==> flow/design.v <==
module DCIM (
    input clk,
    input rst_n,
    input in_valid,
    input [127:0] in_data1,
    input [127:0] in_data2,
    input [127:0] in_data3,
    input [127:0] in_data4, 
    output reg out_valid,
    output reg [12:0] O1,
    output reg [12:0] O2,
    output reg [12:0] O3,
    output reg [12:0] O4
);
reg [127:0] in_data1_dff, in_data2_dff, in_data3_dff, in_data4_dff;
always @(posedge clk) begin
    in_data1_dff <= in_data1;
    in_data2_dff <= in_data2;
    in_data3_dff <= in_data3;
    in_data4_dff <= in_data4;
end
reg in_valid_dff, in_valid_d2, in_valid_d3, in_valid_d4, in_valid_d5, in_valid_d6, in_valid_d7, in_valid_d8;
reg [1:0] cnt;
always @(posedge clk or negedge rst_n) begin
    if (!rst_n) begin
        in_valid_dff <= 1'b0;
        in_valid_d2 <= 1'b0;
        in_valid_d3 <= 1'b0;
        in_valid_d4 <= 1'b0;
        in_valid_d5 <= 1'b0;
        in_valid_d6 <= 1'b0;
        in_valid_d7 <= 1'b0;
        in_valid_d8 <= 1'b0;
    end
    else begin
        in_valid_dff <= in_valid;
        in_valid_d2 <= in_valid_dff;
        in_valid_d3 <= in_valid_d2;
        in_valid_d4 <= in_valid_d3;
        in_valid_d5 <= in_valid_d4;
        in_valid_d6 <= in_valid_d5;
        in_valid_d7 <= in_valid_d6;
        in_valid_d8 <= in_valid_d7;
    end
end
reg [4:0] sum1_1 [0:15], sum2_1 [0:15], sum3_1 [0:15], sum4_1 [0:15];
reg [5:0] sum1_2 [0:7], sum2_2 [0:7], sum3_2 [0:7], sum4_2 [0:7];
reg [6:0] sum1_3 [0:3], sum2_3 [0:3], sum3_3 [0:3], sum4_3 [0:3];
reg [7:0] sum1_4 [0:1], sum2_4 [0:1], sum3_4 [0:1], sum4_4 [0:1];
reg [8:0] sum1_5, sum2_5, sum3_5, sum4_5;
generate
    genvar i_1;
    for (i_1 = 0; i_1 < 16; i_1 = i_1 + 1) begin
        always @(posedge clk) begin
            sum1_1[i_1] <= in_data1_dff[127-i_1*8:124-i_1*8] + in_data1_dff[123-i_1*8:120-i_1*8];
            sum2_1[i_1] <= in_data2_dff[127-i_1*8:124-i_1*8] + in_data2_dff[123-i_1*8:120-i_1*8];
            sum3_1[i_1] <= in_data3_dff[127-i_1*8:124-i_1*8] + in_data3_dff[123-i_1*8:120-i_1*8];
            sum4_1[i_1] <= in_data4_dff[127-i_1*8:124-i_1*8] + in_data4_dff[123-i_1*8:120-i_1*8];
        end
    end
endgenerate
generate
    genvar i_2;
    for (i_2 = 0; i_2 < 8; i_2 = i_2 + 1) begin
        always @(posedge clk) begin
            sum1_2[i_2] <= sum1_1[i_2*2] + sum1_1[i_2*2+1];
            sum2_2[i_2] <= sum2_1[i_2*2] + sum2_1[i_2*2+1];
            sum3_2[i_2] <= sum3_1[i_2*2] + sum3_1[i_2*2+1];
            sum4_2[i_2] <= sum4_1[i_2*2] + sum4_1[i_2*2+1];
        end
    end
endgenerate
generate
    genvar i_3;
    for (i_3 = 0; i_3 < 4; i_3 = i_3 + 1) begin
        always @(posedge clk) begin
            sum1_3[i_3] <= sum1_2[i_3*2] + sum1_2[i_3*2+1];
            sum2_3[i_3] <= sum2_2[i_3*2] + sum2_2[i_3*2+1];
            sum3_3[i_3] <= sum3_2[i_3*2] + sum3_2[i_3*2+1];
            sum4_3[i_3] <= sum4_2[i_3*2] + sum4_2[i_3*2+1];
        end
    end
endgenerate
generate
    genvar i_4;
    for (i_4 = 0; i_4 < 2; i_4 = i_4 + 1) begin
        always @(posedge clk) begin
            sum1_4[i_4] <= sum1_3[i_4*2] + sum1_3[i_4*2+1];
            sum2_4[i_4] <= sum2_3[i_4*2] + sum2_3[i_4*2+1];
            sum3_4[i_4] <= sum3_3[i_4*2] + sum3_3[i_4*2+1];
            sum4_4[i_4] <= sum4_3[i_4*2] + sum4_3[i_4*2+1];
        end
    end
endgenerate
always @(posedge clk) begin
    sum1_5 <= sum1_4[0] + sum1_4[1];
    sum2_5 <= sum2_4[0] + sum2_4[1];
    sum3_5 <= sum3_4[0] + sum3_4[1];
    sum4_5 <= sum4_4[0] + sum4_4[1];
end
always @(posedge clk or negedge rst_n) begin
    if (!rst_n) begin
        cnt <= 2'd0;
    end
    else begin
        if (in_valid_d6) begin
            cnt <= cnt + 1;
        end
    end
end
reg [12:0] sum1, sum2, sum3, sum4;
always @(posedge clk or negedge rst_n) begin
    if (!rst_n) begin
        sum1 <= 13'b0;
        sum2 <= 13'b0;
        sum3 <= 13'b0;
        sum4 <= 13'b0;
    end
    else begin
        if (in_valid_d6) begin
            if (~|cnt) begin
                sum1 <= sum1_5;
                sum2 <= sum2_5;
                sum3 <= sum3_5;
                sum4 <= sum4_5;
            end else begin
                sum1 <= {sum1[11:0], 1'b0} + sum1_5;
                sum2 <= {sum2[11:0], 1'b0} + sum2_5;
                sum3 <= {sum3[11:0], 1'b0} + sum3_5;
                sum4 <= {sum4[11:0], 1'b0} + sum4_5;
            end
        end
    end
end
always @(posedge clk or negedge rst_n) begin
    if (!rst_n) begin
        O1 <= 13'b0;
        O2 <= 13'b0;
        O3 <= 13'b0;
        O4 <= 13'b0;
    end
    else begin
        if (in_valid_d7 & ~|cnt) begin
            O1 <= sum1;
            O2 <= sum2;
            O3 <= sum3;
            O4 <= sum4;
        end 
        else begin
            O1 <= 13'b0;
            O2 <= 13'b0;
            O3 <= 13'b0;
            O4 <= 13'b0;
        end
    end
end
always @(posedge clk or negedge rst_n) begin
    if (!rst_n) begin
        out_valid <= 1'b0;
    end
    else begin
        if (in_valid_d7 & ~|cnt) begin
            out_valid <= 1'b1;
        end
        else begin
            out_valid <= 1'b0;
        end
    end
end
endmodule
* From RTL to reports: DCIM
What the tools print for DCIM, step after step.
Lines are those of the file above, counted from 1.
Library cell names are shortened.
Not given: --
- Top module :: DCIM
- Clock port :: clk
- Standard-cell library :: sky130hd
- Library corner :: tt_025C_1v80

* Elaborated design
Yosys after proc, flatten, opt, wreduce and memory -nomap, before mapping. Enables and synchronous resets that opt folds into registers are not counted as muxes. Print and check cells are not counted. Equal cells are merged and count once.
- Register bits after elaboration :: 1350
- Input port bits :: 515
- Output and inout port bits :: 53
- Elaborated cells :: 286
- $add $sub $neg :: 129
- Muxes and demuxes :: 9
- Bitwise gates (word level) :: 1
- Reduce/logical cells :: 2
** Operators with widths (number)
- 4-bit by 4-bit adder with 5-bit output :: 64
- 5-bit by 5-bit adder with 6-bit output :: 32
- 6-bit by 6-bit adder with 7-bit output :: 16
- 13-bit 2-to-1 mux :: 8
- 7-bit by 7-bit adder with 8-bit output :: 8
- 13-bit by 9-bit adder with 13-bit output :: 4
- 8-bit by 8-bit adder with 9-bit output :: 4
- 2-bit by 1-bit adder with 2-bit output with constant B :: 1
- 2-bit OR reduction :: 1
- 1-bit AND :: 1
- 1-bit zero test :: 1
- 1-bit 2-to-1 mux :: 1

* Longest topological paths
Yosys ltp: most cells in a row. Word level: on the elaborated netlist, between registers, memories and ports. Mapped: between sequential cells and ports; inverters and the memories' decode and read muxes count.
- Depth after elaboration :: 4
- ABC_AREA :: 1
- Depth in mapped cells :: 11
- Depth with buffers taken out :: 11

* After synthesis
Source: synth_stat.txt of the flow (Yosys; design flattened, memories mapped). It holds for the ABC_AREA given above (unset counts as 0); a run with the other value may have another netlist.
- Standard cells after synthesis :: 4671
- Mapped area :: 50921.3 sq um
- Sequential part of the area :: 27596.5 sq um
- Mapped flip-flops :: 1350
- Buffers :: 23
** Cells by type (number)
- dfxtp_1 :: 1236
- ha_1 :: 633
- dfrtp_1 :: 114
- fa_1 :: 128
- nand2_1 :: 619
- inv_1 :: 613
- xor2_1 :: 249
- a21oi_1 :: 308
- nand3_1 :: 210
- xnor2_1 :: 90
- o21ai_0 :: 155
- nor2_1 :: 99
- o21bai_1 :: 36
- a21o_1 :: 31
- nand4_1 :: 33
- o211ai_1 :: 20
- o21a_1 :: 13
- buf_2 :: 15
Other cell types: 14; their cells: 69.

* Path before layout
OpenSTA on the mapped netlist: ideal clock, no wires. The path of least setup slack (recovery checks aside). Input and output delay are each 20% of the period. Register names are those of the netlist, which keeps one name where synthesis merged equal registers.
- Path type :: flip-flop to flip-flop
- Start :: register sum1_3[0][0]
- End :: register sum1_4[0][6]
- Clock period :: 2.4 ns
- Library setup time :: 0.117 ns
- Time at the first pin :: 0.000 ns
- Arrival :: 1.469 ns
- Path slack :: 0.815 ns
- Path delay :: 1.586 ns
- Stages :: 11
- Synthesis period reached :: 1.585 ns
"path delay" = arrival - input delay + setup time.
"stages" counts driving pins, that of a launching flip-flop among them; a cell with two outputs on the path counts twice.
"synthesis period reached" = period - worst setup slack (recovery checks aside). The figure is calculated, with input and output delays left at 20% of the set period.
The rows between start and end are the longest chain of elaborated cells between them; the timing report does not say that the signal goes this way. Where chains are equally long, one stands for them.
Each line given opens the expression or statement behind the cell; cells for indexed reads and writes are added by Yosys, which also makes memories of some case tables.
- Cell sequence :: dfxtp_1 ha_1 inv_1 fa_1 nand3b_1 nand2_1 nand2_1 a21boi_1 nor2_1 nand2_1 nand2_1
- Length of the longest elaborated chain :: 1
- Elaborated cells on any way between the ends :: 1
- RTL lines with such cells :: 1
- Classes of those cells :: add/sub: 1
** RTL lines, path post-synthesis
- start: declaration :: line 48 : reg [6:0] sum1_3 [0:3], sum2_3 [0:3], sum3_3 [0:3], sum4_3 [0:3];
- start: assignment :: line 77 : sum1_3[i_3] <= sum1_2[i_3*2] + sum1_2[i_3*2+1];
- 7-bit by 7-bit adder with 8-bit output :: line 88 : sum1_4[i_4] <= sum1_3[i_4*2] + sum1_3[i_4*2+1];
- end: assignment :: line 88
- end: declaration :: line 49 : reg [7:0] sum1_4 [0:1], sum2_4 [0:1], sum3_4 [0:1], sum4_4 [0:1];

* Worst path after layout
Path of least setup slack in the final report of entry A (OpenROAD, finished layout, wires in). Where an end is a register, its clock arrival counts in the times.
- Path type :: flip-flop to output port
- Start :: register O2[3]
- End :: output port O2[3]
- Clock period :: 1.39 ns
- External output delay :: 0.28 ns
- Time at the first pin :: 0.76 ns
- Arrival :: 1.39 ns
- Path slack :: -0.28 ns
- Stages :: 2
At most two assigning lines are given for a register; there are more.
- Cell sequence :: dfrtp_2 buf_6
- Length of the longest elaborated chain :: 0
- Elaborated cells on any way between the ends :: 0
- RTL lines with such cells :: 0
** RTL lines, path post-layout
- start: declaration :: line 11 : output reg [12:0] O2,
- start: assignment :: line 138 : O2 <= 13'b0;
- start: assignment :: line 145 : O2 <= sum2;
- end: declaration :: line 11

Subject: DCIM on sky130hd, stored results

Hello all,

Flow measurements of DCIM on sky130hd: 5 stored runs with different settings, listed in no order. Input and output delays are each 20% of the period that was set; the output load is 0.01 pF.
"reached clock period" = clock period - worst setup slack. The figure is calculated, with input and output delays left at 20% of the set period.
"time used up by the worst setup path" means the part of the period allowed to the worst setup path (the constraints hold back 20% at inputs and 20% at outputs) less its slack; where the path has registers, the arrival times of their clocks count too.
By "power consumption" is meant OpenSTA's value without simulated activity: inputs other than the clock are taken to toggle once in ten clock periods, and the tool carries that through the logic.

** Entry A
- Settings :: ABC_AREA=1; CAP_MARGIN=5; CORE_ASPECT_RATIO=1.36; CTS_CLUSTER_DIAMETER=391; HOLD_SLACK_MARGIN=0.2; SETUP_SLACK_MARGIN=0.11; TNS_END_PERCENT=90; period_ns=1.39; CORE_MARGIN=2; CORE_UTILIZATION=40; SLEW_MARGIN=20
- Chip area after synthesis (Yosys) :: 50921.3 sq um
- Overall die area :: 130207.0 sq um
- Reached clock period :: 1.670 ns
- Power consumption :: 161437 µW
- Time used up by the worst setup path :: 1.39 ns
- Critical path type :: flip-flop to output port
- Total negative slack :: -12.393 ns
- Utilization in the final report :: 60.2%
- Worst slack on setup checks :: -0.280 ns

** Entry B
- Settings :: period_ns=2.4; CAP_MARGIN=20; CORE_MARGIN=2; CORE_UTILIZATION=40; SLEW_MARGIN=20
- Chip area after synthesis (Yosys) :: 50257.0 sq um
- Overall die area :: 128494.0 sq um
- Reached clock period :: 2.264 ns
- Power consumption :: 79390 µW
- Time used up by the worst setup path :: 2.26 ns
- Critical path type :: flip-flop to flip-flop
- Total negative slack :: 0.000 ns
- Utilization in the final report :: 50.5%
- Worst slack on setup checks :: 0.136 ns

** Entry C
- Settings :: ABC_AREA=1; CAP_MARGIN=35; CORE_ASPECT_RATIO=1.36; CORE_UTILIZATION=48; CTS_CLUSTER_DIAMETER=391; HOLD_SLACK_MARGIN=0.2; SETUP_SLACK_MARGIN=0.11; TNS_END_PERCENT=85; period_ns=1.39; CORE_MARGIN=2; SLEW_MARGIN=20
- Chip area after synthesis (Yosys) :: 50921.3 sq um
- Overall die area :: 108737.0 sq um
- Reached clock period :: 1.679 ns
- Power consumption :: 156848 µW
- Time used up by the worst setup path :: 1.40 ns
- Critical path type :: flip-flop to output port
- Total negative slack :: -10.813 ns
- Utilization in the final report :: 70.3%
- Worst slack on setup checks :: -0.289 ns

** Entry D
- Settings :: ABC_AREA=1; CAP_MARGIN=35; CORE_ASPECT_RATIO=1.36; CORE_MARGIN=4; CORE_UTILIZATION=48; CTS_CLUSTER_DIAMETER=21; GPL_ROUTABILITY_DRIVEN=0; GPL_TIMING_DRIVEN=0; HOLD_SLACK_MARGIN=0.2; MIN_ROUTING_LAYER=met2; SETUP_SLACK_MARGIN=0.11; TNS_END_PERCENT=20; period_ns=1.39; SLEW_MARGIN=20
- Chip area after synthesis (Yosys) :: 50921.3 sq um
- Overall die area :: 111421.0 sq um
- Reached clock period :: 1.768 ns
- Power consumption :: 200745 µW
- Time used up by the worst setup path :: 1.77 ns
- Critical path type :: flip-flop to flip-flop
- Total negative slack :: -19.933 ns
- Utilization in the final report :: 76.4%
- Worst slack on setup checks :: -0.378 ns

** Entry E
- Settings :: CAP_MARGIN=5; CORE_ASPECT_RATIO=1.36; CTS_CLUSTER_DIAMETER=391; HOLD_SLACK_MARGIN=0.2; SETUP_SLACK_MARGIN=0.11; TNS_END_PERCENT=90; period_ns=1.39; CORE_MARGIN=2; CORE_UTILIZATION=40; SLEW_MARGIN=20
- Chip area after synthesis (Yosys) :: 50257.0 sq um
- Overall die area :: 128527.0 sq um
- Reached clock period :: 2.040 ns
- Power consumption :: 164162 µW
- Time used up by the worst setup path :: 2.04 ns
- Critical path type :: flip-flop to flip-flop
- Total negative slack :: -39.571 ns
- Utilization in the final report :: 61.4%
- Worst slack on setup checks :: -0.650 ns

Thanks
